==> flow/design.v <==
`timescale 1ns/1ps
module e0 (x, y);
	input [31:0] x;
	output [31:0] y;
	assign y = {x[1:0],x[31:2]} ^ {x[12:0],x[31:13]} ^ {x[21:0],x[31:22]};
endmodule
module e1 (x, y);
	input [31:0] x;
	output [31:0] y;
	assign y = {x[5:0],x[31:6]} ^ {x[10:0],x[31:11]} ^ {x[24:0],x[31:25]};
endmodule
module ch (x, y, z, o);
	input [31:0] x, y, z;
	output [31:0] o;
	assign o = z ^ (x & (y ^ z));
endmodule
module maj (x, y, z, o);
	input [31:0] x, y, z;
	output [31:0] o;
	assign o = (x & y) | (z & (x | y));
endmodule
module s0 (x, y);
	input [31:0] x;
	output [31:0] y;
	assign y[31:29] = x[6:4] ^ x[17:15];
	assign y[28:0] = {x[3:0], x[31:7]} ^ {x[14:0],x[31:18]} ^ x[31:3];
endmodule
module s1 (x, y);
	input [31:0] x;
	output [31:0] y;
	assign y[31:22] = x[16:7] ^ x[18:9];
	assign y[21:0] = {x[6:0],x[31:17]} ^ {x[8:0],x[31:19]} ^ x[31:10];
endmodule
`timescale 1ns/1ps
module sha256_transform #(
	parameter LOOP = 6'd4
) (
	input clk,
	input feedback,
	input [5:0] cnt,
	input [255:0] rx_state,
	input [511:0] rx_input,
	output reg [255:0] tx_hash
);
	localparam Ks = {
		32'h428a2f98, 32'h71374491, 32'hb5c0fbcf, 32'he9b5dba5,
		32'h3956c25b, 32'h59f111f1, 32'h923f82a4, 32'hab1c5ed5,
		32'hd807aa98, 32'h12835b01, 32'h243185be, 32'h550c7dc3,
		32'h72be5d74, 32'h80deb1fe, 32'h9bdc06a7, 32'hc19bf174,
		32'he49b69c1, 32'hefbe4786, 32'h0fc19dc6, 32'h240ca1cc,
		32'h2de92c6f, 32'h4a7484aa, 32'h5cb0a9dc, 32'h76f988da,
		32'h983e5152, 32'ha831c66d, 32'hb00327c8, 32'hbf597fc7,
		32'hc6e00bf3, 32'hd5a79147, 32'h06ca6351, 32'h14292967,
		32'h27b70a85, 32'h2e1b2138, 32'h4d2c6dfc, 32'h53380d13,
		32'h650a7354, 32'h766a0abb, 32'h81c2c92e, 32'h92722c85,
		32'ha2bfe8a1, 32'ha81a664b, 32'hc24b8b70, 32'hc76c51a3,
		32'hd192e819, 32'hd6990624, 32'hf40e3585, 32'h106aa070,
		32'h19a4c116, 32'h1e376c08, 32'h2748774c, 32'h34b0bcb5,
		32'h391c0cb3, 32'h4ed8aa4a, 32'h5b9cca4f, 32'h682e6ff3,
		32'h748f82ee, 32'h78a5636f, 32'h84c87814, 32'h8cc70208,
		32'h90befffa, 32'ha4506ceb, 32'hbef9a3f7, 32'hc67178f2};
	genvar i;
	generate
		for (i = 0; i < 64/LOOP; i = i + 1) begin : HASHERS
			wire [511:0] W;
			wire [255:0] state;
			if(i == 0)
				sha256_digester U (
					.clk(clk),
					.k(Ks[32*(63-cnt) +: 32]),
					.rx_w(feedback ? W : rx_input),
					.rx_state(feedback ? state : rx_state),
					.tx_w(W),
					.tx_state(state)
				);
			else
				sha256_digester U (
					.clk(clk),
					.k(Ks[32*(63-LOOP*i-cnt) +: 32]),
					.rx_w(feedback ? W : HASHERS[i-1].W),
					.rx_state(feedback ? state : HASHERS[i-1].state),
					.tx_w(W),
					.tx_state(state)
				);
		end
	endgenerate
	always @ (posedge clk)
	begin
		if (!feedback)
		begin
			tx_hash[(((0)+1)*(32)-1):((0)*(32))] <= rx_state[(((0)+1)*(32)-1):((0)*(32))] + HASHERS[64/LOOP-6'd1].state[(((0)+1)*(32)-1):((0)*(32))];
			tx_hash[(((1)+1)*(32)-1):((1)*(32))] <= rx_state[(((1)+1)*(32)-1):((1)*(32))] + HASHERS[64/LOOP-6'd1].state[(((1)+1)*(32)-1):((1)*(32))];
			tx_hash[(((2)+1)*(32)-1):((2)*(32))] <= rx_state[(((2)+1)*(32)-1):((2)*(32))] + HASHERS[64/LOOP-6'd1].state[(((2)+1)*(32)-1):((2)*(32))];
			tx_hash[(((3)+1)*(32)-1):((3)*(32))] <= rx_state[(((3)+1)*(32)-1):((3)*(32))] + HASHERS[64/LOOP-6'd1].state[(((3)+1)*(32)-1):((3)*(32))];
			tx_hash[(((4)+1)*(32)-1):((4)*(32))] <= rx_state[(((4)+1)*(32)-1):((4)*(32))] + HASHERS[64/LOOP-6'd1].state[(((4)+1)*(32)-1):((4)*(32))];
			tx_hash[(((5)+1)*(32)-1):((5)*(32))] <= rx_state[(((5)+1)*(32)-1):((5)*(32))] + HASHERS[64/LOOP-6'd1].state[(((5)+1)*(32)-1):((5)*(32))];
			tx_hash[(((6)+1)*(32)-1):((6)*(32))] <= rx_state[(((6)+1)*(32)-1):((6)*(32))] + HASHERS[64/LOOP-6'd1].state[(((6)+1)*(32)-1):((6)*(32))];
			tx_hash[(((7)+1)*(32)-1):((7)*(32))] <= rx_state[(((7)+1)*(32)-1):((7)*(32))] + HASHERS[64/LOOP-6'd1].state[(((7)+1)*(32)-1):((7)*(32))];
		end
	end
endmodule
module sha256_digester (clk, k, rx_w, rx_state, tx_w, tx_state);
	input clk;
	input [31:0] k;
	input [511:0] rx_w;
	input [255:0] rx_state;
	output reg [511:0] tx_w;
	output reg [255:0] tx_state;
	wire [31:0] e0_w, e1_w, ch_w, maj_w, s0_w, s1_w;
	e0	e0_blk	(rx_state[(((0)+1)*(32)-1):((0)*(32))], e0_w);
	e1	e1_blk	(rx_state[(((4)+1)*(32)-1):((4)*(32))], e1_w);
	ch	ch_blk	(rx_state[(((4)+1)*(32)-1):((4)*(32))], rx_state[(((5)+1)*(32)-1):((5)*(32))], rx_state[(((6)+1)*(32)-1):((6)*(32))], ch_w);
	maj	maj_blk	(rx_state[(((0)+1)*(32)-1):((0)*(32))], rx_state[(((1)+1)*(32)-1):((1)*(32))], rx_state[(((2)+1)*(32)-1):((2)*(32))], maj_w);
	s0	s0_blk	(rx_w[63:32], s0_w);
	s1	s1_blk	(rx_w[479:448], s1_w);
	wire [31:0] t1 = rx_state[(((7)+1)*(32)-1):((7)*(32))] + e1_w + ch_w + rx_w[31:0] + k;
	wire [31:0] t2 = e0_w + maj_w;
	wire [31:0] new_w = s1_w + rx_w[319:288] + s0_w + rx_w[31:0];
	always @ (posedge clk)
	begin
		tx_w[511:480] <= new_w;
		tx_w[479:0] <= rx_w[511:32];
		tx_state[(((7)+1)*(32)-1):((7)*(32))] <= rx_state[(((6)+1)*(32)-1):((6)*(32))];
		tx_state[(((6)+1)*(32)-1):((6)*(32))] <= rx_state[(((5)+1)*(32)-1):((5)*(32))];
		tx_state[(((5)+1)*(32)-1):((5)*(32))] <= rx_state[(((4)+1)*(32)-1):((4)*(32))];
		tx_state[(((4)+1)*(32)-1):((4)*(32))] <= rx_state[(((3)+1)*(32)-1):((3)*(32))] + t1;
		tx_state[(((3)+1)*(32)-1):((3)*(32))] <= rx_state[(((2)+1)*(32)-1):((2)*(32))];
		tx_state[(((2)+1)*(32)-1):((2)*(32))] <= rx_state[(((1)+1)*(32)-1):((1)*(32))];
		tx_state[(((1)+1)*(32)-1):((1)*(32))] <= rx_state[(((0)+1)*(32)-1):((0)*(32))];
		tx_state[(((0)+1)*(32)-1):((0)*(32))] <= t1 + t2;
	end
endmodule
`timescale 1ns/1ps
module fpgaminer_top (clk, rst, midstate, data, mask, golden_nonce, golden_valid);
   parameter LOOP_LOG2 = 5;
   localparam [5:0] LOOP = (6'd1 << LOOP_LOG2);
   localparam [31:0] GOLDEN_NONCE_OFFSET = (32'd1 << (7 - LOOP_LOG2)) + 32'd1;
   input clk;
   input rst;
   input [255:0] midstate;
   input [95:0]  data;
   input [31:0]  mask;
   output reg [31:0] golden_nonce;
   output reg 	     golden_valid;
   reg [255:0] state;
   reg [511:0] data_r;
   reg [31:0]  nonce;
   wire        hash_clk = clk;
   wire [255:0] hash, hash2;
   reg [5:0] 	cnt;
   reg 		feedback;
   sha256_transform #(.LOOP(LOOP)) uut (
					.clk(hash_clk),
					.feedback(feedback),
					.cnt(cnt),
					.rx_state(state),
					.rx_input(data_r),
					.tx_hash(hash)
					);
   sha256_transform #(.LOOP(LOOP)) uut2 (
					 .clk(hash_clk),
					 .feedback(feedback),
					 .cnt(cnt),
					 .rx_state(256'h5be0cd191f83d9ab9b05688c510e527fa54ff53a3c6ef372bb67ae856a09e667),
					 .rx_input({256'h0000010000000000000000000000000000000000000000000000000080000000, hash}),
					 .tx_hash(hash2)
					 );
   reg [255:0] 	midstate_buf, data_buf;
   reg [31:0] 	mask_buf;
   reg 		is_golden_ticket;
   reg 		feedback_d1;
   reg [2:0] 	primed;
   wire [5:0] 	cnt_next;
   wire [31:0] 	nonce_next;
   wire 	feedback_next;
   wire 	reset = rst;
   assign cnt_next =  reset ? 6'd0 : (LOOP == 1) ? 6'd0 : (cnt + 6'd1) & (LOOP-1);
   assign feedback_next = (LOOP == 1) ? 1'b0 : (cnt_next != {(LOOP_LOG2){1'b0}});
   assign nonce_next =
		      reset ? 32'd0 :
		      feedback_next ? nonce : (nonce + 32'd1);
   always @ (posedge hash_clk)
     begin
	midstate_buf <= midstate;
	data_buf <= {160'd0, data};
	mask_buf <= mask;
	cnt <= cnt_next;
	feedback <= feedback_next;
	feedback_d1 <= feedback;
	state <= midstate_buf;
	data_r <= {384'h000002800000000000000000000000000000000000000000000000000000000000000000000000000000000080000000, nonce_next, data_buf[95:0]};
	nonce <= nonce_next;
	if (reset)
	  primed <= 3'd0;
	else if (!feedback_d1 && primed != 3'd6)
	  primed <= primed + 3'd1;
	is_golden_ticket <= ((hash2[255:224] & mask_buf) == 32'h00000000) && !feedback_d1 && (primed == 3'd6) && !reset;
	if(is_golden_ticket)
	  begin
	     if (LOOP == 1)
	       golden_nonce <= nonce - 32'd131;
	     else if (LOOP == 2)
	       golden_nonce <= nonce - 32'd66;
	     else
	       golden_nonce <= nonce - GOLDEN_NONCE_OFFSET;
	  end
	golden_valid <= is_golden_ticket && !reset;
     end
endmodule
# Step by step through the tools: fpgaminer_top
# Tool output for the design above, in the order of the flow.
# Lines are those of the file above, counted from 1.
# Operators: Yosys type, input widths -> output width; for muxes data width and select width s.
# Cell names lack the library's common part.
# A cell with - has no value.
dict set report setup {
  design {fpgaminer_top}
  clk_port {clk}
  cell_library {sky130hd}
  lib_corner {tt_025C_1v80}
}

# After elaboration
# Source: Yosys, flattened and elaborated, memories not mapped. Widths are those after wreduce. Registers that Yosys merges into a memory's read port (data or address) are not register bits. Print and check cells do not count. Equal cells are merged and count once.
dict set report word_totals {
  regBits 4428
  latchBits 0
  mem_bits_rw 0
  romBits 0
  clocked_rd_ports_x_width 0
  n_memories 0
  inputBits 386
  out_inout_bits 33
  word_cells 180
}
dict set report classes {
  add_sub_neg 62
  n_mul 0
  div_mod_pow 0
  n_cmp 0
  eq_ne 2
  shifts 2
  muxes 11
  bitwise 69
  n_reduce_logical 9
}
# operator count
set op_table {}
lappend op_table {{$shiftx 2048x32->32 const A} 2}
lappend op_table {{$add 32x32->32} 48}
lappend op_table {{$mux 512} 2}
lappend op_table {{$mux 256} 4}
lappend op_table {{$mux 480} 2}
lappend op_table {{$xor 32x32->32} 24}
lappend op_table {{$and 32x32->32} 13}
lappend op_table {{$or 32x32->32} 8}
lappend op_table {{$xor 29x29->29} 8}
lappend op_table {{$xor 22x22->22} 8}
lappend op_table {{$add 31x32->32 const A} 3}
lappend op_table {{$add 32x32->32 const A} 3}
lappend op_table {{$mux 32} 2}
lappend op_table {{$xor 10x10->10} 4}
lappend op_table {{$add 29x32->32 const A} 1}
lappend op_table {{$add 30x32->32 const A} 1}
lappend op_table {{$add 32x1->32 const B} 1}
lappend op_table {{$sub 32x3->32 const B} 1}
lappend op_table {{$logic_not 32->1} 1}
lappend op_table {{$xor 3x3->3} 4}
lappend op_table {{$sub 6x5->7 const A} 1}
lappend op_table {{$sub 5x5->6 const A} 1}
lappend op_table {{$reduce_bool 6->1} 1}
lappend op_table {{$logic_and 1x1->1} 5}
lappend op_table {{$add 5x1->5 const B} 1}
lappend op_table {{$mux 5} 1}
lappend op_table {{$add 3x1->3 const B} 1}
lappend op_table {{$eq 3x3->1 const B} 1}
# Not listed: further kinds 2, cells in them 3.

# Longest topological paths
# Yosys ltp: most cells in a row. Word level: on the elaborated netlist, between registers, memories and ports. Mapped: between sequential cells and ports; inverters and the memories' decode and read muxes count.
dict set report depth {
  word_depth 8
  ABC_AREA 0
  mapped_depth 43
  depth_no_buf 40
}

# Netlist
# Source: synth_stat.txt of the flow (Yosys; design flattened, memories mapped). It holds for the ABC_AREA given above (unset counts as 0); a run with the other value may have another netlist.
# Totals and module areas in this step are rounded.
# cell_type count type_area_um2
set by_type {}
lappend by_type {dfxtp_1 3852 7.71E+04}
lappend by_type {mux2_2 1649 1.86E+04}
lappend by_type {fa_1 729 1.46E+04}
lappend by_type {xnor2_1 1470 1.29E+04}
lappend by_type {ha_1 778 9.73E+03}
lappend by_type {edfxtp_1 320 9.61E+03}
lappend by_type {mux2i_1 647 6.48E+03}
lappend by_type {inv_1 1676 6.29E+03}
lappend by_type {and2_1 753 4.71E+03}
lappend by_type {a21oi_1 661 3.31E+03}
lappend by_type {nor2_1 668 2.51E+03}
lappend by_type {xor2_1 276 2.42E+03}
lappend by_type {nand2_1 620 2.33E+03}
lappend by_type {a21o_1 288 2.16E+03}
lappend by_type {o21ai_0 395 1.98E+03}
lappend by_type {nand2b_1 224 1.4E+03}
lappend by_type {o21a_1 142 1.07E+03}
lappend by_type {buf_2 211 1.06E+03}
# Not listed: further types 93, cells in them 1660.
dict set report synth_totals {
  stdcells 17019
  synth_area_um2 190000
  seqArea_um2 87000
  flip_flops 4172
  buffers 541
}
# The figures by module come from a second, unflattened synthesis with its own total; it is not the netlist above.
dict set report unflattened {
  cells_unflattened 18898
  hier_area_um2 220000
}
# Each row is one instance without its submodules.
# mod n_inst cells area_um2 seq_area_um2
set modules {}
lappend modules {sha256_digester 4 2051 26000 15000}
lappend modules {{sha256_transform (LOOP=32)} 2 4401 42000 7700}
lappend modules {fpgaminer_top 1 1124 19000 17000}
lappend modules {e0 4 32 770 0.0}
lappend modules {e1 4 32 760 0.0}
lappend modules {s0 4 32 720 0.0}
lappend modules {s1 4 32 630 0.0}
lappend modules {ch 4 32 480 0.0}
lappend modules {maj 4 32 360 0.0}

# Worst setup path after synthesis
# Path of least setup slack by OpenSTA after synthesis, without wires, with an ideal clock, recovery checks aside; 20% of the period is set as input and as output delay. Where synthesis merged equal registers, the netlist keeps one of their names.
dict set report synth_path {
  kind {register -> register}
  from {register feedback}
  to {register uut2.HASHERS[0].genblk1.U.tx_state[153]}
  tclk_ns 12.0
  setup_ns 0.072
  t_first_pin_ns 0.000
  arrival_time_ns 16.415
  required_time_ns 11.928
  setup_slack_ns -4.487
  delay_ns 16.487
  path_stages 35
  path_buffers 5
  synth_period_reached_ns 16.487
}
# "delay_ns" is the arrival time less input delay plus setup time.
# "path_stages" counts driving pins, that of a launching flip-flop among them; a cell with two outputs on the path counts twice.
# "synth_period_reached_ns" = period - worst setup slack (recovery checks aside). The figure is calculated, with input and output delays left at 20% of the set period.
# The rows between start and end are the longest chain of elaborated cells between them; the timing report does not say that the signal goes this way. Where chains are equally long, one stands for them.
# A line is the first line of the expression or statement that the cell stems from. Yosys adds cells for indexed reads and writes and turns some case tables into memories.
dict set report synth_between {
  path_cell_list {dfxtp_1 buf_2 buf_2 buf_2 inv_1 clkbuf_1 clkbuf_1 nor2_1 fa_1 fa_1 fa_1 inv_1 ha_1 a21o_1 a311o_1 o311a_1 nor2_1 o21ai_0 a31o_2 a21o_1 a21oi_1 o21ba_2 xnor2_1 ha_1 a21o_1 a2111oi_0 o21ai_0 a31oi_1 o211ai_1 a311oi_1 a2111oi_1 or3_1 a21o_1 a21oi_1 xnor2_1}
  elab_chain_cells 8
  cells_between 12
  lines_between 6
  cone_classes {add/sub: 5; mux: 2; logic: 5}
}
# element line
set synth_lines {}
lappend synth_lines {{start: declaration} 151} ;# reg feedback;
lappend synth_lines {{start: assignment} 188} ;# feedback <= feedback_next;
lappend synth_lines {{$mux 256} 72} ;# .rx_state(feedback ? state : rx_state),
lappend synth_lines {{$xor 32x32->32 x2} 10} ;# assign y = {x[5:0],x[31:6]} ^ {x[10:0],x[31:11]} ^ {x[24:0],x[31:25]};
lappend synth_lines {{$add 32x32->32 x4} 116} ;# wire [31:0] t1 = rx_state[(((7)+1)*(32)-1):((7)*(32))] + e1_w + ch_w + rx_w[31:0] + k;
lappend synth_lines {{$add 32x32->32} 126} ;# tx_state[(((4)+1)*(32)-1):((4)*(32))] <= rx_state[(((3)+1)*(32)-1):((3)*(32))] + t1;
lappend synth_lines {{end: assignment} 126}
lappend synth_lines {{end: declaration} 108} ;# output reg [255:0] tx_state;

# Path in the finished layout
# Path of least setup slack in the final report of run 1 (OpenROAD, finished layout, wires in). Where an end is a register, its clock arrival counts in the times.
dict set report layout_path {
  kind {register -> register}
  from {register cnt[1]}
  to {register uut2.HASHERS[1].genblk1.U.tx_state[31]}
  tclk_ns 10.9
  setup_ns 0.12
  t_first_pin_ns 0.96
  arrival_time_ns 11.06
  required_time_ns 11.78
  setup_slack_ns 0.71
  path_stages 34
  path_buffers 0
}
# The rows between start and end are the longest chain of elaborated cells between them; the timing report does not say that the signal goes this way. Where chains are equally long, one stands for them.
dict set report layout_between {
  path_cell_list {dfxtp_1 clkinv_1 ha_1 nor2_1 or3_1 o21ai_0 o21ai_0 fa_1 inv_1 fa_1 fa_1 inv_1 fa_1 a21o_1 a21oi_1 o211a_1 nor4_2 or2_2 a21o_1 a21oi_1 xnor2_1 fa_1 ha_1 a21o_1 a21o_1 nor3b_1 a21oi_1 nor2_1 a2111oi_0 nor4_1 o21bai_1 a21oi_1 o21ai_0 xor2_1}
  elab_chain_cells 4
  cells_between 4
  lines_between 3
  cone_classes {add/sub: 3; shift: 1}
}
# element line
set layout_lines {}
lappend layout_lines {{start: assignment} 187} ;# cnt <= cnt_next;
lappend layout_lines {{$sub 5x5->6} 79} ;# .k(Ks[32*(63-LOOP*i-cnt) +: 32]),
lappend layout_lines {{$shiftx 2048x32->32} 79}
lappend layout_lines {{$add 32x32->32} 116} ;# wire [31:0] t1 = rx_state[(((7)+1)*(32)-1):((7)*(32))] + e1_w + ch_w + rx_w[31:0] + k;
lappend layout_lines {{$add 32x32->32} 130} ;# tx_state[(((0)+1)*(32)-1):((0)*(32))] <= t1 + t2;
lappend layout_lines {{end: assignment} 130}
lappend layout_lines {{end: declaration} 108} ;# output reg [255:0] tx_state;

; Module fpgaminer_top, platform sky130hd: 6 stored runs of the flow (Yosys, OpenROAD) with differing settings, in no particular order. Input and output delays are each 20% of the period that was set; the output load is 0.01 pF.
; "achievedPeriod_ns" = clock period - worst setup slack. The figure is calculated, with input and output delays left at 20% of the set period.
; By "worst_setup_path_time_ns" is meant the share of the clock period that the worst setup path is allowed (20% is reserved at inputs, 20% at outputs), minus its slack. Clock arrival times at its registers enter into it.
; Values from the reports are rounded here.

[run 1: settings]
CORE_UTILIZATION = 45
PLACE_DENSITY = 0.6
period_ns = 10.9
CAP_MARGIN = 20
CORE_MARGIN = 2
SLEW_MARGIN = 20
[run 1: results]
synth_chip_area_um2 = 190000
die_um2 = 430000
final_stdcell_area_um2 = 220000
fin_ws_ns = 0.71
final_setup_tns_ns = 0.000
achievedPeriod_ns = 10.186
worst_setup_path_time_ns = 10.19
timing.worst_path_kind = register -> register

[run 2: settings]
CAP_MARGIN = 15
CORE_ASPECT_RATIO = 0.62
GPL_ROUTABILITY_DRIVEN = 0
HOLD_SLACK_MARGIN = -0.01
period_ns = 13.4
CORE_MARGIN = 2
CORE_UTILIZATION = 40
SLEW_MARGIN = 20
[run 2: results]
synth_chip_area_um2 = 190000
die_um2 = 480000
final_stdcell_area_um2 = 220000
fin_ws_ns = 2.2
final_setup_tns_ns = 0.000
achievedPeriod_ns = 11.215
worst_setup_path_time_ns = 11.22
timing.worst_path_kind = register -> register

[run 3: settings]
ABC_AREA = 1
CELL_PAD_IN_SITES_DETAIL_PLACEMENT = 1
CORE_ASPECT_RATIO = 0.94
CORE_MARGIN = 8
CORE_UTILIZATION = 16
CTS_CLUSTER_SIZE = 67
GPL_TIMING_DRIVEN = 0
MAX_ROUTING_LAYER = met4
MIN_ROUTING_LAYER = met2
PLACE_DENSITY_LB_ADDON = 0.05
SETUP_SLACK_MARGIN = 5.0
SLEW_MARGIN = 25
TNS_END_PERCENT = 65
period_ns = 16.7
CAP_MARGIN = 20
[run 3: results]
synth_chip_area_um2 = 190000
die_um2 = 1300000
final_stdcell_area_um2 = 260000
fin_ws_ns = 4.8
final_setup_tns_ns = 0.000
achievedPeriod_ns = 11.883
worst_setup_path_time_ns = 11.88
timing.worst_path_kind = register -> register

[run 4: settings]
CORE_UTILIZATION = 45
PLACE_DENSITY = 0.6
period_ns = 11.1
CAP_MARGIN = 20
CORE_MARGIN = 2
SLEW_MARGIN = 20
[run 4: results]
synth_chip_area_um2 = 190000
die_um2 = 430000
final_stdcell_area_um2 = 220000
fin_ws_ns = 1.1
final_setup_tns_ns = 0.000
achievedPeriod_ns = 9.984
worst_setup_path_time_ns = 9.98
timing.worst_path_kind = register -> register

[run 5: settings]
CELL_PAD_IN_SITES_DETAIL_PLACEMENT = 0
CORE_UTILIZATION = 66
GPL_ROUTABILITY_DRIVEN = 1
MIN_ROUTING_LAYER = met2
PLACE_DENSITY = 0.89
SETUP_SLACK_MARGIN = 1.82
period_ns = 14.8
CAP_MARGIN = 20
CORE_MARGIN = 2
SLEW_MARGIN = 20
[run 5: results]
outcome = no results, routing failed with GRT-0116

[run 6: settings]
ABC_AREA = 1
CORE_ASPECT_RATIO = 0.99
CORE_UTILIZATION = 16
MIN_ROUTING_LAYER = met2
PLACE_DENSITY = 0.78
SETUP_SLACK_MARGIN = 5.0
period_ns = 19.2
CAP_MARGIN = 20
CORE_MARGIN = 2
SLEW_MARGIN = 20
[run 6: results]
synth_chip_area_um2 = 190000
die_um2 = 1200000
final_stdcell_area_um2 = 240000
fin_ws_ns = 7.7
final_setup_tns_ns = 0.000
achievedPeriod_ns = 11.509
worst_setup_path_time_ns = 11.51
timing.worst_path_kind = register -> register
